==> flow/design.v <==
module cla(
		input  [3:0] A, B,
		input  CIN,
		output COUT,
		output [3:0] SUM,
		output [3:0] BAND,
		output [3:0] BXOR
	);
	wire [3:0] P, G; 
	assign P = A ^ B;
	assign G = A & B;
	wire [3:0] CARRY;
	assign CARRY[0] = G[0] | (P[0] & CIN);																															 
	assign CARRY[1] = G[1] | (P[1] & G[0]) | (P[1] & P[0] & CIN);																							 
	assign CARRY[2] = G[2] | (P[2] & G[1]) | (P[2] & P[1] & G[0]) | (P[2] & P[1] & P[0] & CIN);													 
	assign CARRY[3] = G[3] | (P[3] & G[2]) | (P[3] & P[2] & G[1]) | (P[3] & P[2] & P[1] & G[0]) | (P[3] & P[2] & P[1] & P[0] & CIN);  
	assign COUT  = CARRY[3];
	assign SUM = P ^ {CARRY[2:0], CIN};
	assign BXOR = P;
	assign BAND = G;
endmodule 
module cla_add(
		input  [3:0] A, B,
		input  CIN,
		output COUT,
		output [3:0] SUM
	);
	wire [3:0] P, G; 
	assign P = A ^ B;
	assign G = A & B;
	wire [3:0] CARRY;
	assign CARRY[0] = G[0] | (P[0] & CIN);																															 
	assign CARRY[1] = G[1] | (P[1] & G[0]) | (P[1] & P[0] & CIN);																							 
	assign CARRY[2] = G[2] | (P[2] & G[1]) | (P[2] & P[1] & G[0]) | (P[2] & P[1] & P[0] & CIN);													 
	assign CARRY[3] = G[3] | (P[3] & G[2]) | (P[3] & P[2] & G[1]) | (P[3] & P[2] & P[1] & G[0]) | (P[3] & P[2] & P[1] & P[0] & CIN);  
	assign COUT  = CARRY[3];
	assign SUM = P ^ {CARRY[2:0], CIN};
endmodule 
module cla32(
		input [31:0] A, B,
		input CIN,
		output OF,
		output [31:0] SUM, BAND, BXOR
	);
	wire [7:0] COUT;
	cla cla0(.A(A[3:0]  ), .B(B[3:0]), .CIN(CIN),     .COUT(COUT[0]), 
			   .SUM(SUM[3:0]  ), .BAND(BAND[3:0]  ), .BXOR(BXOR[3:0]  ));
	cla cla1(.A(A[7:4]  ), .B(B[7:4]), .CIN(COUT[0]), .COUT(COUT[1]), 
	         .SUM(SUM[7:4]  ), .BAND(BAND[7:4]  ), .BXOR(BXOR[7:4]  ));		
	cla cla2(.A(A[11:8] ), .B(B[11:8]), .CIN(COUT[1]), .COUT(COUT[2]), 
				.SUM(SUM[11:8] ), .BAND(BAND[11:8] ), .BXOR(BXOR[11:8] ));
	cla cla3(.A(A[15:12]), .B(B[15:12]), .CIN(COUT[2]), .COUT(COUT[3]), 
				.SUM(SUM[15:12]), .BAND(BAND[15:12]), .BXOR(BXOR[15:12]));
	cla cla4(.A(A[19:16]), .B(B[19:16]), .CIN(COUT[3]), .COUT(COUT[4]), 
				.SUM(SUM[19:16]), .BAND(BAND[19:16]), .BXOR(BXOR[19:16]));
	cla cla5(.A(A[23:20]), .B(B[23:20]), .CIN(COUT[4]), .COUT(COUT[5]), 
				.SUM(SUM[23:20]), .BAND(BAND[23:20]), .BXOR(BXOR[23:20]));
	cla cla6(.A(A[27:24]), .B(B[27:24]), .CIN(COUT[5]), .COUT(COUT[6]), 
				.SUM(SUM[27:24]), .BAND(BAND[27:24]), .BXOR(BXOR[27:24]));
	cla cla7(.A(A[31:28]), .B(B[31:28]), .CIN(COUT[6]), .COUT(COUT[7]), 
				.SUM(SUM[31:28]), .BAND(BAND[31:28]), .BXOR(BXOR[31:28]));
	assign OF = COUT[7];
endmodule 
module add(
		input [31:0] A, B,
		input CIN,
		output OF,
		output [31:0] SUM
	);
	wire [7:0] COUT;
	cla_add cla0(.A(A[3:0]  ), .B(B[3:0]), .CIN(CIN),     .COUT(COUT[0]), 
			   .SUM(SUM[3:0]  ));
	cla_add cla1(.A(A[7:4]  ), .B(B[7:4]), .CIN(COUT[0]), .COUT(COUT[1]), 
	         .SUM(SUM[7:4]  ));		
	cla_add cla2(.A(A[11:8] ), .B(B[11:8]), .CIN(COUT[1]), .COUT(COUT[2]), 
				.SUM(SUM[11:8] ));
	cla_add cla3(.A(A[15:12]), .B(B[15:12]), .CIN(COUT[2]), .COUT(COUT[3]), 
				.SUM(SUM[15:12]));
	cla_add cla4(.A(A[19:16]), .B(B[19:16]), .CIN(COUT[3]), .COUT(COUT[4]), 
				.SUM(SUM[19:16]));
	cla_add cla5(.A(A[23:20]), .B(B[23:20]), .CIN(COUT[4]), .COUT(COUT[5]), 
				.SUM(SUM[23:20]));
	cla_add cla6(.A(A[27:24]), .B(B[27:24]), .CIN(COUT[5]), .COUT(COUT[6]), 
				.SUM(SUM[27:24]));
	cla_add cla7(.A(A[31:28]), .B(B[31:28]), .CIN(COUT[6]), .COUT(COUT[7]), 
				.SUM(SUM[31:28]));
	assign OF = COUT[7];
endmodule 
`timescale 1ns / 1ps
module alu(
		input  [31:0] A, B,
		input  [3:0]  CTRL,
		input  [3:0]  BRANCHCONDITION,
		output reg [31:0] OUT,
		output reg BRANCHFLAG
	);
	reg  [31:0] A_ALU, B_ALU;
	wire [31:0] SUM, BAND, BXOR;
	reg   CIN;
	cla32 cla32_0(.A(A_ALU),  .B(B_ALU^{32{CIN}}),  .CIN(CIN),  .OF(),  .SUM(SUM),  .BAND(BAND),  .BXOR(BXOR));
	parameter ADD = 4'b0000,  SUB = 4'b0001,  SLL = 4'b0010, 
				 SRL = 4'b0011,  SRA = 4'b0100,  AND = 4'b0101,
				 OR  = 4'b0110,  XOR = 4'b0111,  SLT = 4'b1000, 
				 SLTU = 4'b1001;
	parameter BEQ = 4'b1000, BNE = 4'b1001, BLT = 4'b1100,
				 BGE = 4'b1101, BLTU= 4'b1110, BGEU= 4'b1111,
				 JMP = 4'b1010; 
	always@(*) begin
		case (CTRL)
			ADD: 
				begin 
					CIN <= 1'b0;  
					A_ALU <= A;     
					B_ALU <= B;     
					OUT <= SUM;     
				end
			SUB: 
				begin 
					CIN <= 1'b1;  
					A_ALU <= A;     
					B_ALU <= B;     
					OUT <= SUM;	    
				end
			AND: 
				begin 
					CIN <= 1'b0;  
					A_ALU <= A;     
					B_ALU <= B;	   
					OUT <= BAND;    
				end	
			OR:  
				begin 
					CIN <= 1'b0;  
					A_ALU <= A;     
					B_ALU <= B;     
					OUT <= A|B;     
				end
			XOR: 
				begin 
					CIN <= 1'b0;  
					A_ALU <= A;     
					B_ALU <= B;     
					OUT <= BXOR;    
				end
			SLL: 
				begin 
					CIN <= 1'b0;  
					A_ALU <= A; 
					B_ALU <= B;	
					OUT <= A << B;  
				end
			SRL: 
				begin 
					CIN <= 1'b0;  
					A_ALU <= A; 
					B_ALU <= B; 
					OUT <= A >> B;  
				end
			SRA: 
				begin 
					CIN <= 1'b0;  
					A_ALU <= A; 
					B_ALU <= B; 
					OUT <= $signed(A) >>> B; 
				end
			SLT: 
				begin 
					CIN <= 1'b1;  
					A_ALU <= A;     
					B_ALU <= B;     
					OUT <= {31'b0, SUM[31]}; 
				end
			SLTU:
				begin 
					CIN <= 1'b0;  
					A_ALU <= A; 
					B_ALU <= B; 
					OUT <= (A < B) ? 32'b1 : 32'b0; 
				end
			default:	
				begin	
					A_ALU <= A; 
					B_ALU <= B; 
					CIN	<= 1'b0; 
					OUT <= SUM;
				end
		endcase
		case(BRANCHCONDITION)
			BEQ:
				BRANCHFLAG <= ~|{SUM};
			BNE:
				BRANCHFLAG <= |{SUM};
			BLT:
				BRANCHFLAG <= OUT[0];
			BGE:
				BRANCHFLAG <= ~OUT[0];
			BLTU:
				BRANCHFLAG <= OUT[0];
			BGEU:
				BRANCHFLAG <= ~OUT[0];
			JMP:
				BRANCHFLAG <= 1'b1;
			default:
				BRANCHFLAG <= 1'b0;
		endcase
	end
endmodule 
module alu_ctrl(
		input [1:0] ALUOp,
		input [2:0] FUNC3,
		input FUNC7, IMMFLAG,
		output reg [3:0] ALUCTRL,
		output reg [3:0] BRANCHCONDITION
	);
	parameter ADD = 4'b0000,  SUB = 4'b0001,  SLL = 4'b0010, 
				 SRL = 4'b0011,  SRA = 4'b0100,  AND = 4'b0101,
				 OR  = 4'b0110,  XOR = 4'b0111,  SLT = 4'b1000, 
				 SLTU = 4'b1001;
	always@(*) begin
		if (ALUOp == 2'b10) begin	 
			case (FUNC3)
				3'b000:
					begin
						if (FUNC7 && ~IMMFLAG)
							ALUCTRL <= SUB;
						else
							ALUCTRL <= ADD;
					end
				3'b001:
					ALUCTRL <= SLL;
				3'b010:
					ALUCTRL <= SLT;
				3'b011:
					ALUCTRL <= SLTU;
				3'b100:
					ALUCTRL <= XOR;
				3'b101:
					begin
						if (~FUNC7) 
							ALUCTRL <= SRL;
						else 
							ALUCTRL <= SRA;
					end
				3'b110:
					ALUCTRL <= OR;
				3'b111:
					ALUCTRL <= AND;
				default:
					ALUCTRL <= ADD;
			endcase		
		end else if (ALUOp == 2'b00) begin
			ALUCTRL <= ADD;
		end else if (ALUOp == 2'b01) begin
			case(FUNC3[2:1])
				2'b00:
					ALUCTRL <= SUB;
				2'b10:
					ALUCTRL <= SLT;
				2'b11:
					ALUCTRL <= SLTU;
				default:
					ALUCTRL <= ADD;
			endcase
		end else begin
			ALUCTRL <= ADD;
		end
		if (ALUOp == 2'b01) begin
			BRANCHCONDITION <= {1'b1,FUNC3};
		end else if (ALUOp == 2'b11) begin
			BRANCHCONDITION <= 4'b1010;
		end else begin
			BRANCHCONDITION <= 4'b0000;
		end
	end	
endmodule 
`timescale 1ns / 1ps
module Control_Unit(
    input [31:0] instruction,   
	 input clk,
	 output reg MEMWRITE, ALUSRC, REGWRITE, IMMTOREG, STALLSIG,
	 output reg [1:0] ALUOP, BRANCH, REGWRITESEL
);
    always @(*) begin
        case (instruction[6:0])
            7'b0110011:  
					begin
						ALUSRC       <= 1'b0;
						IMMTOREG     <= 1'b0;
						STALLSIG		 <= 1'b0;
						REGWRITE     <= 1'b1;
						MEMWRITE     <= 1'b0;
						ALUOP        <= 2'b10;
						BRANCH       <= 2'b01;
						REGWRITESEL  <= 2'b00;
					end
            7'b0010011: 
					begin
						ALUSRC       <= 1'b1;
						IMMTOREG     <= 1'b0;
						STALLSIG		 <= 1'b0;
						REGWRITE     <= 1'b1;
						MEMWRITE     <= 1'b0;
						ALUOP        <= 2'b10;
						BRANCH       <= 2'b01;
						REGWRITESEL  <= 2'b00;
					end
            7'b0000011: 
					begin
						ALUSRC       <= 1'b1;
						IMMTOREG     <= 1'b1;
						STALLSIG		 <= 1'b1;
						REGWRITE     <= 1'b1;
						MEMWRITE     <= 1'b0;
						ALUOP        <= 2'b00;
						BRANCH       <= 2'b01;
						REGWRITESEL  <= 2'b01;
					end
            7'b1100111: 
					begin
						ALUSRC       <= 1'b1;
						IMMTOREG     <= 1'b0;
						STALLSIG		 <= 1'b0;
						REGWRITE     <= 1'b1;
						MEMWRITE     <= 1'b0;
						ALUOP        <= 2'b11;
						BRANCH       <= 2'b10;
						REGWRITESEL  <= 2'b10;
					end
            7'b0100011: 
					begin
						ALUSRC       <= 1'b1;
						IMMTOREG     <= 1'b0;
						STALLSIG		 <= 1'b0;
						REGWRITE     <= 1'b0;
						MEMWRITE     <= 1'b1;
						ALUOP        <= 2'b00;
						BRANCH       <= 2'b01;
						REGWRITESEL  <= 2'b00;
					end
            7'b1100011: 
					begin
						ALUSRC       <= 1'b0;
						IMMTOREG     <= 1'b0;
						STALLSIG		 <= 1'b0;
						REGWRITE     <= 1'b0;
						MEMWRITE     <= 1'b0;
						ALUOP        <= 2'b01;
						BRANCH       <= 2'b11;
						REGWRITESEL  <= 2'b00;
					end
            7'b0110111: 
					begin
						ALUSRC       <= 1'b1;
						IMMTOREG     <= 1'b1;
						STALLSIG		 <= 1'b0;
						REGWRITE     <= 1'b1;
						MEMWRITE     <= 1'b0;
						ALUOP        <= 2'b00;		 
						BRANCH       <= 2'b01;
						REGWRITESEL  <= 2'b00;		 
					end
            7'b0010111: 
					begin
						ALUSRC       <= 1'b1;
						IMMTOREG     <= 1'b0;
						STALLSIG		 <= 1'b0;
						REGWRITE     <= 1'b1;
						MEMWRITE     <= 1'b0;
						ALUOP        <= 2'b00;
						BRANCH       <= 2'b01;
						REGWRITESEL  <= 2'b11;
					end
            7'b1101111: 
					begin
						ALUSRC       <= 1'b1;
						IMMTOREG     <= 1'b0;
						STALLSIG		 <= 1'b0;
						REGWRITE     <= 1'b1;
						MEMWRITE     <= 1'b0;
						ALUOP        <= 2'b11;
						BRANCH       <= 2'b11;
						REGWRITESEL  <= 2'b10;
					end
            default: 
					begin
						ALUSRC       <= 1'b1;
						IMMTOREG     <= 1'b0;
						STALLSIG		 <= 1'b0;
						REGWRITE     <= 1'b0;
						MEMWRITE     <= 1'b0;
						ALUOP        <= 2'b00;
						BRANCH       <= 2'b01;
						REGWRITESEL  <= 2'b00;
					end
        endcase
    end
endmodule 
`timescale 1ns / 1ps
module datafwd(
		input [4:0] rs1, rs2, exerd, memrd, 
		input ctrl_alusrc, clk, E_REGWRITE, M_REGWRITE, E_MEMWRITE, M_MEMWRITE,
		output reg [1:0] rs1sel, rs2sel, ddatasel
	);
	always@(posedge clk) begin
		if ((rs1 == exerd) & (E_REGWRITE | E_MEMWRITE) & (rs1 != 5'b0))
			rs1sel <= 2'b01;
		else if ((rs1 == memrd) & (M_REGWRITE | M_MEMWRITE) & (rs1 != 5'b0))
			rs1sel <= 2'b10;
		else
			rs1sel <= 2'b00;
		if (ctrl_alusrc)
			rs2sel <= 2'b11;
		else if ((rs2 == exerd) & (E_REGWRITE | E_MEMWRITE) & (rs2 != 5'b0))
			rs2sel <= 2'b01;
		else if ((rs2 == memrd) & (M_REGWRITE | M_MEMWRITE) & (rs2 != 5'b0))
			rs2sel <= 2'b10;
		else
			rs2sel <= 2'b00;
		if ((rs2 == exerd) & (E_REGWRITE | E_MEMWRITE) & (rs2 != 5'b0))
			ddatasel <= 2'b01;
		else if ((rs2 == memrd) & (M_REGWRITE | M_MEMWRITE) & (rs2 != 5'b0))
			ddatasel <= 2'b10;
		else
			ddatasel <= 2'b00;
	end
endmodule 
`timescale 1ns / 1ps
module immediate_gen(
		input  [31:0] INSTRUCTION,
		output reg [31:0] IMMEDIATE_OUT
	);
	always@(*) begin
		case(INSTRUCTION[6:0])				
			7'b0110111:							 
				begin
					IMMEDIATE_OUT[31:12] <= INSTRUCTION[31:12];
					IMMEDIATE_OUT[11:0]  <= 12'b0;
				end
			7'b0010111:							 
				begin
					IMMEDIATE_OUT[31:11] <= {INSTRUCTION[31], INSTRUCTION[31:12]};
					IMMEDIATE_OUT[10:0]  <= 11'b0;
				end
			7'b1101111:							 
				begin
					IMMEDIATE_OUT[31:19] <= {13{INSTRUCTION[31]}};
					IMMEDIATE_OUT[18:11] <= INSTRUCTION[19:12];
					IMMEDIATE_OUT[10]    <= INSTRUCTION[20];
					IMMEDIATE_OUT[9:0]  <= INSTRUCTION[30:21];
				end
			7'b1100111:							 
				begin
					IMMEDIATE_OUT[31:12] <= {20{INSTRUCTION[31]}};
					IMMEDIATE_OUT[11:0]  <= INSTRUCTION[31:20];
				end
			7'b0010011:							 
				begin
					if ((INSTRUCTION[14:12] == 3'b001)|(INSTRUCTION[14:12] == 3'b101)) begin
						IMMEDIATE_OUT[31:5]  <= 27'b0;
						IMMEDIATE_OUT[4:0]   <= INSTRUCTION[24:20];
					end else begin
						IMMEDIATE_OUT[31:12] <= {20{INSTRUCTION[31]}};
						IMMEDIATE_OUT[11:0]  <= INSTRUCTION[31:20];
					end						
				end
			7'b0100011:		 
				begin
					IMMEDIATE_OUT[31:12] <= {20{INSTRUCTION[31]}};
					IMMEDIATE_OUT[11:5]  <= INSTRUCTION[31:25];
					IMMEDIATE_OUT[4:0]   <= INSTRUCTION[11:7];
				end
			7'b0000011:		 
				begin
					IMMEDIATE_OUT[31:12] <= {20{INSTRUCTION[31]}};
					IMMEDIATE_OUT[11:0]  <= INSTRUCTION[31:20];
				end
			7'b1100011:		 
				begin
					IMMEDIATE_OUT[31:12] <= {20{INSTRUCTION[31]}};
					IMMEDIATE_OUT[11]    <= INSTRUCTION[31];
					IMMEDIATE_OUT[10]    <= INSTRUCTION[7];
					IMMEDIATE_OUT[9:4]  <= INSTRUCTION[30:25];
					IMMEDIATE_OUT[3:0]   <= INSTRUCTION[11:8];
				end
			default:
				IMMEDIATE_OUT[31:0] <= 32'b0;
		endcase
	end
endmodule 
`timescale 1ns / 1ps
module Register_File(
    input [4:0] Read_reg01,  
    input [4:0] Read_reg02,  
    input [4:0] Write_reg,    
    input [31:0] Write_data,  
    output reg [31:0] Read_data01,
    output reg [31:0] Read_data02,
    input write_signal ,
    input clk
   );
    reg [31:0] registers [31:0]; 
    always @(*) begin
        Read_data01    = registers[Read_reg01];
        Read_data02    = registers[Read_reg02];
    end
    always @(negedge clk) begin
		registers[0] <= 32'b0;
        if (write_signal) begin
				if (Write_reg != 5'b0) 
					registers[Write_reg] <= Write_data;
        end
    end  
endmodule
`timescale 1ns / 1ps
module processor_main(
		input  clk, reset_n,                       
		input  [31:0] dmem_datain, 
		input  [31:0] imem_data,                   
		output [31:0] dmem_addr, dmem_dataout, PC,
		output dmem_rw, io_rw
   );
	reg [31:0] PFD_PC, PDE_PC, PEM_PC, PMW_PC, PFD_INST, PDE_IMM, PDE_RS1, PDE_RS2, PEM_RS2, PEM_PCADDIMM, PMW_PCADDIMM, PEM_ALUOUT, 
				  PEM_CALOUT, PMW_CALOUT, PMW_DOUT;				  
	reg [2:0] PDE_F3;
	reg PDE_F7, PDE_CTRL_MEMWRITE, PEM_CTRL_MEMWRITE, PDE_CTRL_REGWRITE, PEM_CTRL_REGWRITE, PMW_CTRL_REGWRITE, PDE_CTRL_ALUSRC, 
		 PDE_CRTL_IMMTOREG, PEM_BRANCHFLAG, PFD_TAKENFLAG, PDE_TAKENFLAG, PEM_TAKENFLAG;
	reg [1:0] PDE_CTRL_ALUOP, PDE_CTRL_BRANCH, PDE_CTRL_REGWRITESEL, PEM_CTRL_BRANCH, PEM_CTRL_REGWRITESEL, PMW_CTRL_REGWRITESEL;
	reg [4:0] PDE_RDA, PEM_RDA, PMW_RDA;
	wire STALL, PFD_FLUSH, PDE_FLUSH, TAKENFLAG;
	assign PC = PFD_PC;
	wire ALU_BRANCHFLAG, ALU_BRANCHFLAG_int;	
	assign ALU_BRANCHFLAG = (PEM_PC == 32'b0) ? 1'b0 : ALU_BRANCHFLAG_int;
   wire [31:0] next_instruction, PCADD4;     
   wire [31:0] inst;                 
	wire [31:0] data_rs1;
	wire [31:0] data_rs2, ALU_OUT, PCADDIMM;
	wire [31:0] REALBRANCH;
	assign REALBRANCH = ({(PDE_CTRL_BRANCH[1] & ALU_BRANCHFLAG), PDE_CTRL_BRANCH[0]} == 2'b00) ? PDE_PC :
							  ({(PDE_CTRL_BRANCH[1] & ALU_BRANCHFLAG), PDE_CTRL_BRANCH[0]} == 2'b01) ? PDE_PC :
							  ({(PDE_CTRL_BRANCH[1] & ALU_BRANCHFLAG), PDE_CTRL_BRANCH[0]} == 2'b10) ? ALU_OUT : PCADDIMM;
	add pcadd4(.A(PFD_PC), .B(32'd4), .CIN(1'b0), .OF(), .SUM(PCADD4));
	wire [31:0] NEXTPREDICTED;
	assign NEXTPREDICTED = PCADD4;	 
	assign TAKENFLAG = 1'b0;  
	assign next_instruction = (ALU_BRANCHFLAG ^ PDE_TAKENFLAG) ? REALBRANCH : NEXTPREDICTED;
	assign PFD_FLUSH = ALU_BRANCHFLAG ^ PDE_TAKENFLAG;
	assign PDE_FLUSH = ALU_BRANCHFLAG ^ PDE_TAKENFLAG;
   assign inst = imem_data;
	wire CTRL_MEMWRITE, CTRL_ALUSRC, CTRL_REGWRITE, CRTL_IMMTOREG;
	wire [1:0] CTRL_ALUOP, CTRL_BRANCH, CTRL_REGWRITESEL;
	Control_Unit cu(
		.instruction(PFD_INST),
		.clk(clk),
		.MEMWRITE(CTRL_MEMWRITE), 
		.ALUSRC(CTRL_ALUSRC), 
		.REGWRITE(CTRL_REGWRITE), 
		.IMMTOREG(CRTL_IMMTOREG),
		.STALLSIG(),
		.ALUOP(CTRL_ALUOP), 
		.BRANCH(CTRL_BRANCH), 
		.REGWRITESEL(CTRL_REGWRITESEL)
	);
	wire [31:0] REGWRITE_DATA;
	Register_File register(
		.Read_reg01(PFD_INST[19:15]),
		.Read_reg02(PFD_INST[24:20]),
		.Write_reg(PMW_RDA),
		.Write_data(REGWRITE_DATA),
		.Read_data01(data_rs1),
		.Read_data02(data_rs2),
		.write_signal(PMW_CTRL_REGWRITE),
		.clk(clk)
	);
	wire [31:0] IMM_EXT;  
	immediate_gen immgen(
		.INSTRUCTION(PFD_INST),
		.IMMEDIATE_OUT(IMM_EXT)		
	); 
	wire [3:0] ALU_OPCMD;
	wire [3:0] ALU_BRANCHCMD;
	wire [1:0] rs1sel, rs2sel, ddatasel;
	alu_ctrl aluctrl(
		.ALUOp(PDE_CTRL_ALUOP),
		.FUNC3(PDE_F3),
		.FUNC7(PDE_F7),
		.IMMFLAG(&{rs2sel}),  
		.ALUCTRL(ALU_OPCMD),
		.BRANCHCONDITION(ALU_BRANCHCMD)
	);
	datafwd fwd(
		.rs1(PFD_INST[19:15]), 
		.rs2(PFD_INST[24:20]), 
		.exerd(PDE_RDA), 
		.memrd(PEM_RDA), 
		.ctrl_alusrc(CTRL_ALUSRC),  
		.clk(clk),
		.E_REGWRITE(PDE_CTRL_REGWRITE), 
		.M_REGWRITE(PEM_CTRL_REGWRITE),
		.E_MEMWRITE(PDE_CTRL_MEMWRITE),
		.M_MEMWRITE(PEM_CTRL_MEMWRITE),
		.rs1sel(rs1sel), 
		.rs2sel(rs2sel),
		.ddatasel(ddatasel)
	);	
	wire [31:0] B_RS2_IMM;
	reg [31:0] ALU_A, ALU_B, E_RS2;
	always@(*) begin
		case (rs1sel)
			2'b00:
				ALU_A <= PDE_RS1;
			2'b01:
				ALU_A <= PEM_CALOUT;
			2'b10:
				ALU_A <= REGWRITE_DATA;
			2'b11:
				ALU_A <= PDE_RS1;
			default:
				ALU_A <= PDE_RS1;
		endcase
		case (rs2sel)
			2'b00:
				ALU_B <= PDE_RS2;
			2'b01:
				ALU_B <= PEM_CALOUT;
			2'b10:
				ALU_B <= REGWRITE_DATA;
			2'b11:
				ALU_B <= PDE_IMM;
			default:
				ALU_B <= PDE_RS2;
		endcase
		case (ddatasel)
			2'b00:
				E_RS2 <= PDE_RS2;
			2'b01:
				E_RS2 <= PEM_CALOUT;
			2'b10:
				E_RS2 <= REGWRITE_DATA;
			2'b11:
				E_RS2 <= PDE_RS2;
			default:
				E_RS2 <= PDE_RS2;
		endcase
	end
	alu alu(
		.A(ALU_A), 
		.B(ALU_B),
		.CTRL(ALU_OPCMD),
		.BRANCHCONDITION(ALU_BRANCHCMD),
		.OUT(ALU_OUT),
		.BRANCHFLAG(ALU_BRANCHFLAG_int)
	);
	wire [31:0] PCADDIMM_int;	
	add pcaddimm0(.A(PDE_PC), .B(PDE_IMM << 1), .CIN(1'b0), .OF(), .SUM(PCADDIMM_int));
	add pcaddimm1(.A(PCADDIMM_int), .B(~(32'd4)), .CIN(1'b1), .OF(), .SUM(PCADDIMM));
	wire [31:0] CAL_OUT;
	assign CAL_OUT = (PDE_CRTL_IMMTOREG == 1'b0) ? ALU_OUT : PDE_IMM;
	wire [31:0] DMEM_OUT;
	wire IOSEL;
	assign dmem_addr    = PEM_ALUOUT;
	assign dmem_dataout = PEM_RS2;
	assign DMEM_OUT     = dmem_datain;
	assign IOSEL = &{PEM_ALUOUT[31:2]};
	assign dmem_rw      = PEM_CTRL_MEMWRITE & ~IOSEL;
	assign io_rw        = PEM_CTRL_MEMWRITE & IOSEL;
	assign STALL = 1'b0;    
	assign REGWRITE_DATA = (PMW_CTRL_REGWRITESEL == 2'b00) ? PMW_CALOUT :
								  (PMW_CTRL_REGWRITESEL == 2'b01) ? PMW_DOUT : 
								  (PMW_CTRL_REGWRITESEL == 2'b10) ? PMW_PC : PMW_PCADDIMM;
	reg NEGEDGESTALL;
	always@(posedge clk or negedge reset_n) begin	
		if (~reset_n) begin
			PFD_PC   <= 32'b0;
			PFD_INST <= 32'b0;
			PFD_TAKENFLAG <= 1'b0;	
		end else	if (~STALL) begin
			if (PFD_FLUSH) begin
				PFD_PC   <= next_instruction;
				PFD_INST <= 32'b0;
				PFD_TAKENFLAG <= 1'b0;	
			end else begin
				PFD_PC   <= next_instruction;
				PFD_INST <= inst;
				PFD_TAKENFLAG <= TAKENFLAG;
			end
		end
	end
	always@(posedge clk or negedge reset_n) begin
		if (~reset_n) begin
			PDE_PC   <= 32'b0;
			PDE_F7   <= 1'b0;
			PDE_F3   <= 3'b0;
			PDE_IMM  <= 32'b0;
			PDE_RDA  <= 5'b0;
			PDE_RS1  <= 32'b0;
			PDE_RS2  <= 32'b0;
			PDE_TAKENFLAG		<= 1'b0;
			PDE_CTRL_REGWRITE <= 1'b0; 
			PDE_CTRL_MEMWRITE <= 1'b0; 
			PDE_CRTL_IMMTOREG <= 1'b0;			 
			PDE_CTRL_ALUOP    <= 1'b0;
			PDE_CTRL_BRANCH   <= 2'b01;
			PDE_CTRL_REGWRITESEL <= 2'b0;
		end else if (~STALL) begin
			if (PDE_FLUSH) begin
				PDE_PC   <= 32'b0;
				PDE_F7   <= 1'b0;
				PDE_F3   <= 3'b0;
				PDE_IMM  <= 32'b0;
				PDE_RDA  <= 5'b0;
				PDE_RS1  <= 32'b0;
				PDE_RS2  <= 32'b0;				
				PDE_TAKENFLAG		<= 1'b0;
				PDE_CTRL_REGWRITE <= 1'b0; 
				PDE_CTRL_MEMWRITE <= 1'b0; 
				PDE_CRTL_IMMTOREG <= 1'b0;			 
				PDE_CTRL_ALUOP    <= 1'b0;
				PDE_CTRL_BRANCH   <= 2'b01;
				PDE_CTRL_REGWRITESEL <= 2'b0;
			end else begin
				PDE_PC  <= PFD_PC;
				PDE_F7  <= PFD_INST[30];
				PDE_F3  <= PFD_INST[14:12];
				PDE_IMM <= IMM_EXT;
				PDE_RDA <= PFD_INST[11:7];
				PDE_RS1 <= data_rs1;
				PDE_RS2 <= data_rs2;
				PDE_TAKENFLAG <= PFD_TAKENFLAG;
				PDE_CTRL_REGWRITE <= CTRL_REGWRITE; 
				PDE_CTRL_MEMWRITE <= CTRL_MEMWRITE; 
				PDE_CRTL_IMMTOREG <= CRTL_IMMTOREG;			 
				PDE_CTRL_ALUOP    <= CTRL_ALUOP;				 
				PDE_CTRL_BRANCH   <= CTRL_BRANCH;	
				PDE_CTRL_REGWRITESEL <= CTRL_REGWRITESEL;
			end
		end
	end
	always@(posedge clk or negedge reset_n) begin
		if (~reset_n) begin
			PEM_PC      <= 32'b0;
			PEM_PCADDIMM <= 32'b0;
			PEM_RDA		<= 5'b0;
			PEM_ALUOUT  <= 32'b0;
			PEM_BRANCHFLAG <= 1'b0;
			PEM_RS2		<= 32'b0;
			PEM_CALOUT	<= 32'b0;
			PEM_TAKENFLAG <= 1'b0;
			PEM_CTRL_REGWRITE <= 1'b0;
			PEM_CTRL_MEMWRITE <= 1'b0;
			PEM_CTRL_BRANCH	<= 2'b01;
			PEM_CTRL_REGWRITESEL <= 2'b0;
		end else if (~STALL) begin
			PEM_PC      <= PDE_PC;
			PEM_PCADDIMM <= PCADDIMM;
			PEM_RDA		<= PDE_RDA;
			PEM_ALUOUT  <= ALU_OUT;
			PEM_BRANCHFLAG <= ALU_BRANCHFLAG;
			PEM_RS2		<= E_RS2;
			PEM_CALOUT	<= CAL_OUT;
			PEM_TAKENFLAG <= PDE_TAKENFLAG;
			PEM_CTRL_REGWRITE <= PDE_CTRL_REGWRITE;
			PEM_CTRL_MEMWRITE <= PDE_CTRL_MEMWRITE;
			PEM_CTRL_BRANCH	<= PDE_CTRL_BRANCH;
			PEM_CTRL_REGWRITESEL <= PDE_CTRL_REGWRITESEL;
		end
	end
	always@(posedge clk or negedge reset_n) begin
		if (~reset_n) begin
			PMW_PC       <= 32'b0;
			PMW_PCADDIMM <= 32'b0;
			PMW_RDA      <= 5'b0;
			PMW_CALOUT   <= 32'b0;
			PMW_DOUT     <= 32'b0;
			PMW_CTRL_REGWRITE <= 1'b0;
			PMW_CTRL_REGWRITESEL <= 2'b0;
		end else if (~STALL) begin
			PMW_PC       <= PEM_PC;
			PMW_PCADDIMM <= PEM_PCADDIMM;
			PMW_RDA      <= PEM_RDA;
			PMW_CALOUT   <= PEM_CALOUT;
			PMW_DOUT     <= DMEM_OUT;
			PMW_CTRL_REGWRITE <= PEM_CTRL_REGWRITE;
			PMW_CTRL_REGWRITESEL <= PEM_CTRL_REGWRITESEL;
		end		
	end								  
endmodule 
# == Tool chain data of processor_main ==
# What the tools print for processor_main, step after step.
# Line numbers count from 1 in the design file above.
# Operators carry their Yosys type and port widths (W data, S select, Z words).
# Library cell names are shortened.
# A cell with n/a has no value.
# setup
top_module,processor_main
clock,clk
library,sky130hd
corner,tt_025C_1v80

# == Elaborated design ==
# Source: Yosys, flattened and elaborated, memories not mapped. Widths are those after wreduce; folded enables and synchronous resets count as part of the registers. Registers that Yosys merges into a memory's read port (data or address) are not register bits. Print and check cells do not count. Equal cells are merged and count once.
# Memory sizes are those after Yosys's memory passes, which may raise the word count (mostly to a power of two), join words into wider ones and drop unused or constant bits.
# classes
n_shift,3
n_mux,66
reduce_and_logical,33
compare,1
equal,56
logic,732
# ops
operator,count
$mux W32,15
$and A1 B1 Y1,429
$pmux W32 S8,1
$or A1 B1 Y1,225
$xor A4 B4 Y4,48
$pmux W32 S3,2
$pmux W32 S4,1
$and A4 B4 Y4,15
$pmux W13 S4,1
$eq A4 B4 Y1 const B,9
$lt A32 B32 Y1,1
$or A32 B32 Y32,1
$xor A32 B32 Y32,1
$shl A32 B32 Y32,1
$shr A32 B32 Y32,1
$sshr A32 B32 Y32,1
$logic_not A32 Y1,1
$reduce_or A32 Y1,1
$pmux W4 S8,1
$reduce_and A30 Y1,1
$not A4 Y4,7
$pmux W7 S4,1
$eq A2 B2 Y1 const B,12
$reduce_or A2 Y1,11
$eq A7 B6 Y1 const B,3
$eq A7 B7 Y1 const B,3
$eq A5 B5 Y1,4
$mux W5,4
# Not listed: further kinds 36, cells in them 90.
# word_totals
inputBits,66
ff_bits,521
out_inout_bits,98
word_cells,926
mem_count,1
ramBits,1024
# memory_table
name,words,word_bits,rd,wr,line,rtl
register.registers,32,32,2,2,501,reg [31:0] registers [31:0];

# == Logic depth ==
# Yosys ltp: most cells in a row. Word level: on the elaborated netlist, between registers, memories and ports. Mapped: between sequential cells and ports; inverters and the memories' decode and read muxes count.
# depth
word_depth,41
abc_area,0
depth_mapped,34
depth_no_buf,26

# == After synthesis ==
# Source: synth_stat.txt of the flow (Yosys; design flattened, memories mapped). It holds for the ABC_AREA given above (unset counts as 0); a run with the other value may have another netlist.
# The area totals of this step are shown rounded.
# types
type,count,type_area_um2
edfxtp_1,992,2.98E+04
mux4_2,661,1.49E+04
dfrtp_1,513,1.28E+04
mux2i_1,213,2.13E+03
ha_1,143,1.79E+03
mux2_2,132,1.49E+03
nand2_1,292,1.1E+03
nor2_1,249,934.646
clkbuf_1,239,897.11
xnor2_1,92,805.773
a21oi_1,160,800.768
dfxtp_1,38,760.73
a211oi_1,78,585.562
a22oi_1,75,563.04
nor2b_1,89,556.784
o21ai_0,98,490.47
inv_1,93,349.085
a21o_1,45,337.824
# Other cell types: 85; their cells: 918.
# mapped
flip_flops,1545
buf_cells,361
synth_area_mm2,0.0779
stdcells,5120
seq_area_mm2,0.0434
# The figures by module come from a second, unflattened synthesis with its own total; it is not the netlist above.
# unflattened
cells_unflattened,6388
hier_area_mm2,0.0808
# Rows give one instance, submodules left out.
# by_module
module,n_cells,mod_seq_area_mm2,instances,mod_area_mm2
Register_File,3387,0.0304,1,0.0484
processor_main,1222,0.0129,1,0.0184
alu,1089,0,1,0.0077
cla_add,13,0,24,0.000133
cla,23,0,8,0.000188
immediate_gen,94,0,1,0.000759
datafwd,48,0.00012,1,0.00044
Control_Unit,28,0,1,0.000203
alu_ctrl,24,0,1,0.000166
add,0,0,3,0
cla32,0,0,1,0

# Top module processor_main; platform sky130hd; tools Yosys and OpenROAD; 3 stored runs in no particular order. Input and output delays are each 20% of the period that was set; the output load is 0.01 pF.
# "achieved_period_ns" = clock period - worst setup slack. The figure is calculated, with input and output delays left at 20% of the set period.
# By "timing.worst_path_ns" is meant the share of the clock period that the worst setup path is allowed (20% is reserved at inputs, 20% at outputs), minus its slack. Clock arrival times at its registers enter into it.
# "power_w" is the tool's figure for a default switching activity; nothing was simulated.
# Results are given in rounded form.
# Among the settings, -- means not set for that run.
# Results: -- = not shown.
setting or result,run 1,run 2,run 3
CORE_UTILIZATION,56,49,40
period_ns,10.2,13.1,10.5
CAP_MARGIN,20,20,0
CORE_MARGIN,2,7,9
SLEW_MARGIN,20,5,20
ABC_AREA,--,1,--
CELL_PAD_IN_SITES_DETAIL_PLACEMENT,--,1,2
CORE_ASPECT_RATIO,--,0.97,--
CTS_CLUSTER_DIAMETER,--,133,--
CTS_CLUSTER_SIZE,--,12,--
GPL_ROUTABILITY_DRIVEN,--,0,1
GPL_TIMING_DRIVEN,--,0,0
HOLD_SLACK_MARGIN,--,-0.06,0.12
MAX_ROUTING_LAYER,--,met5,--
MIN_ROUTING_LAYER,--,met2,--
PLACE_DENSITY,--,0.57,--
SETUP_SLACK_MARGIN,--,2.34,--
TNS_END_PERCENT,--,100,--
PLACE_DENSITY_LB_ADDON,--,--,0.28
fin_util_pct,66.8,--,49.4
fin_ws_ns,0.605,--,-0.588
achieved_period_ns,9.595,--,11.088
timing.worst_path_ns,9.60,--,11.09
worstPathKind,register to register,--,register to register
hold_ws_ns,0.332,--,0.350
setupTns_ns,0.000,--,-68.1
stdcell_area_mm2,0.092,--,0.0953
die_footprint_mm2,0.142,--,0.211
power_w,0.0183,--,0.021
ys_area_mm2,0.0779,--,0.0779
# Run 2: no results, routing failed with GRT-0116
